==> flow/design.v <==
`timescale 1ns / 1ps
module compl_mul(
   input logic clk_i, 
   input logic srst_i,
   input logic signed [17:0]data_a_i_i,   
   input logic signed [17:0]data_a_q_i,   
   input logic signed [17:0]data_b_i_i,   
   input logic signed [17:0]data_b_q_i,   
   output  logic signed  [36:0]data_i_o,    
   output  logic signed [36:0]data_q_o     
   );
   logic signed [35:0] prod_ii, prod_iq, prod_qi, prod_qq;
   assign prod_ii = data_a_i_i * data_b_i_i;
   assign prod_qq = data_a_q_i * data_b_q_i;
   assign prod_iq = data_a_i_i * data_b_q_i;
   assign prod_qi = data_a_q_i * data_b_i_i;
   always_ff@(posedge clk_i) begin
       if(srst_i)begin
           data_i_o<=0;
           data_q_o<=0;
       end
       else begin
           data_i_o<=prod_ii-prod_qq;
           data_q_o<=prod_iq+prod_qi;
       end
   end
endmodule
Tool chain data of compl_mul --
Tool output for the design above, in the order of the flow. Line numbers count from 1 in the design file above. Operators: Yosys type, input widths -> output width; for muxes data width and select width s. Library cell names are shortened. A cell with n/a has no value.
Design: top module compl_mul, clock clk_i, standard-cell library sky130hd, corner tt_025C_1v80

Word level --
Source: Yosys, flattened and elaborated, memories not mapped. Widths are those after wreduce; folded enables and synchronous resets count as part of the registers. Registers that Yosys merges into a memory's read port (data or address) are not register bits. Print and check cells do not count. Equal cells are merged and count once.
Word-level totals: register bits 74, input bits 74, cells after elaboration 8
Cells by class: $add $sub $neg 2, multiply operators 4
Operators with widths (number):
- $mul 18x18->36 | 4
- $add 36x36->37 | 1
- $sub 36x36->37 | 1

Logic depth --
Longest topological path by Yosys (ltp), each cell counted once; first at word level (registers and memories cut), then after technology mapping (sequential cells cut; the memories' decode and read muxes count).
Logic depth: word-level depth 2, ABC_AREA 0, gate-level depth with buffers 30, depth with buffers taken out 28

After synthesis --
The flow's flattened synthesis, as Yosys stat reports it; memories are mapped. The netlist is that of the ABC_AREA named above (0 if unset); the other value can give another one. The area totals of this step are shown rounded.
Mapped netlist: cells in the netlist 5407, synthesis area 50900 um^2, flip-flops 74, buffer cells 281
Cell types:
- fa_1 | number 1470, area in all 2.94E+04 um^2
- inv_1 | number 1493, area in all 5.6E+03 um^2
- ha_1 | number 323, area in all 4.04E+03 um^2
- and2_1 | number 559, area in all 3.5E+03 um^2
- nand2_1 | number 700, area in all 2627.52 um^2
- dfxtp_1 | number 74, area in all 1.48E+03 um^2
- clkbuf_1 | number 279, area in all 1.05E+03 um^2
- xnor2_1 | number 70, area in all 613.088 um^2
- nor2_1 | number 122, area in all 457.939 um^2
- a21oi_1 | number 53, area in all 265.254 um^2
- xor2_1 | number 29, area in all 253.994 um^2
- a21o_1 | number 30, area in all 225.216 um^2
- nand2b_1 | number 34, area in all 212.704 um^2
- o21ai_0 | number 32, area in all 160.154 um^2
- nor2b_1 | number 16, area in all 100.096 um^2
- a211oi_1 | number 11, area in all 82.579 um^2
- nor3_1 | number 14, area in all 70.067 um^2
- o21bai_1 | number 9, area in all 67.565 um^2
Not listed: further types 40, cells in them 89.

Path before layout --
OpenSTA on the mapped netlist: ideal clock, no wires. The path of least setup slack (recovery checks aside). Input and output delay are each 20% of the period. Register names are those of the netlist, which keeps one name where synthesis merged equal registers.
Timing post-synthesis: path type input port to flip-flop, from input port data_a_q_i[17], to register data_q_o[33], period 16.0 ns, external input delay 3.200 ns, library setup time 0.128 ns, time at the first pin 3.200 ns, arrival 10.177 ns, slack 5.696 ns, delay of the path 7.105 ns, stages 24, path buffers 2, period reached after synthesis 10.304 ns
"delay of the path" is the arrival time less input delay plus setup time. "stages": output pins that drive a net of the path, with the launching flip-flop's if there is one; two outputs of one cell count as two. "period reached after synthesis" is the clock period less the worst setup slack; recovery checks do not enter. This is arithmetic on one report: input and output delays are still those of the set period (20% each). The rows between start and end are the longest chain of elaborated cells between them; the timing report does not say that the signal goes this way. Where chains are equally long, one stands for them. A line is the first line of the expression or statement that the cell stems from. Yosys adds cells for indexed reads and writes and turns some case tables into memories.
On the way, post-synthesis: cell sequence clkbuf_1 -> clkbuf_1 -> nand2_1 -> fa_1 -> fa_1 -> inv_1 -> fa_1 -> fa_1 -> fa_1 -> fa_1 -> fa_1 -> inv_1 -> fa_1 -> inv_1 -> ha_1 -> o21ai_0 -> nand2b_1 -> o41a_1 -> a221o_1 -> a41oi_4 -> o211ai_2 -> o31ai_2 -> xor2_1 -> nor2_1, length of the longest elaborated chain 2, elaborated cells between the ends (all ways) 2
RTL lines, path post-synthesis:
- from (decl) | RTL line 6 | input logic signed [17:0]data_a_q_i,
- $mul 18x18->36 | RTL line 16 | assign prod_qi = data_a_q_i * data_b_i_i;
- $add 36x36->37 | RTL line 24 | data_q_o<=prod_iq+prod_qi;
- to (assign) | RTL line 20 | data_q_o<=0;
- to (assign) | RTL line 24
- to (decl) | RTL line 10 | output  logic signed [36:0]data_q_o

Worst path after layout --
From the final timing report of flow run A: the path of least setup slack in the routed layout; clock arrival at registers is part of the times.
Timing after layout: path type input port to flip-flop, from input port data_b_q_i[2], to register data_q_o[34], period 11.8 ns, external input delay 2.36 ns, library setup time 0.13 ns, time at the first pin 2.36 ns, arrival 11.24 ns, slack 0.85 ns, stages 25, path buffers 3
The rows between start and end are the longest chain of elaborated cells between them; the timing report does not say that the signal goes this way. Where chains are equally long, one stands for them.
On the way, after layout: cell sequence clkdlybuf4s50_1 -> buf_4 -> and2_1 -> fa_1 -> buf_4 -> inv_1 -> fa_1 -> fa_1 -> fa_1 -> fa_1 -> inv_1 -> fa_1 -> fa_1 -> inv_1 -> fa_1 -> inv_1 -> ha_1 -> and3_1 -> nand3_1 -> a21oi_1 -> nor2_1 -> o31ai_1 -> o41ai_1 -> xor2_1 -> nor2_1, length of the longest elaborated chain 2, elaborated cells between the ends (all ways) 2
RTL lines, path after layout:
- from (decl) | RTL line 8 | input logic signed [17:0]data_b_q_i,
- $mul 18x18->36 | RTL line 15 | assign prod_iq = data_a_i_i * data_b_q_i;
- $add 36x36->37 | RTL line 24 | data_q_o<=prod_iq+prod_qi;
- to (assign) | RTL line 20 | data_q_o<=0;
- to (assign) | RTL line 24
- to (decl) | RTL line 10 | output  logic signed [36:0]data_q_o

--- measured runs ---
Module compl_mul, platform sky130hd: 3 stored runs of the flow (Yosys, OpenROAD) with differing settings, in no particular order. Input and output delays are each 20% of the period that was set; the output load is 0.01 pF.
By "clock period reached" is meant the clock period of the run minus its worst setup slack. This is arithmetic on one report: input and output delays are still those of the set period (20% each).
"time on the worst setup path" = time allowed to the worst setup path (clock period - input delay - output delay, where it has them) - its slack; a late launch clock adds to it, a late capture clock takes from it.
The results are shown rounded.

* Flow run A | settings: CORE_UTILIZATION 25; period_ns 11.8; CAP_MARGIN 20; CORE_MARGIN 2; SLEW_MARGIN 20 | results: utilization after routing 27.8 %; time on the worst setup path 8.59 ns; kind of the worst setup path input port to flip-flop; full die area 207000 um^2; smallest hold slack 2.41 ns; standard-cell area after layout 56200 um^2; total negative slack on setup checks 0.000 ns; post-synthesis cell area 50900 um^2; clock period reached 10.948 ns; lowest setup slack 0.852 ns
* Flow run B | settings: CELL_PAD_IN_SITES_DETAIL_PLACEMENT 1; CELL_PAD_IN_SITES_GLOBAL_PLACEMENT 0; CORE_MARGIN 10; CORE_UTILIZATION 49; CTS_CLUSTER_DIAMETER 66; GPL_ROUTABILITY_DRIVEN 0; GPL_TIMING_DRIVEN 1; PLACE_DENSITY 0.81; period_ns 12.4; CAP_MARGIN 20; SLEW_MARGIN 20 | results: full die area 117000 um^2; smallest hold slack 2.59 ns; utilization after routing 52.4 %; lowest setup slack -0.259 ns; clock period reached 12.659 ns; time on the worst setup path 10.18 ns; kind of the worst setup path input port to flip-flop; post-synthesis cell area 50900 um^2; total negative slack on setup checks -0.690 ns; standard-cell area after layout 54100 um^2
* Flow run C | settings: ABC_AREA 0; CAP_MARGIN 40; CORE_ASPECT_RATIO 0.98; CORE_UTILIZATION 55; CTS_CLUSTER_DIAMETER 194; GPL_ROUTABILITY_DRIVEN 0; GPL_TIMING_DRIVEN 0; HOLD_SLACK_MARGIN 0.05; MAX_ROUTING_LAYER met4; MIN_ROUTING_LAYER met1; SLEW_MARGIN 0; TNS_END_PERCENT 90; period_ns 8.11; CORE_MARGIN 2 | results: time on the worst setup path 6.64 ns; kind of the worst setup path input port to flip-flop; post-synthesis cell area 50900 um^2; utilization after routing 66.5 %; clock period reached 8.260 ns; standard-cell area after layout 61000 um^2; full die area 95100 um^2; lowest setup slack -0.150 ns; total negative slack on setup checks -0.635 ns; smallest hold slack 1.75 ns
--- end ---
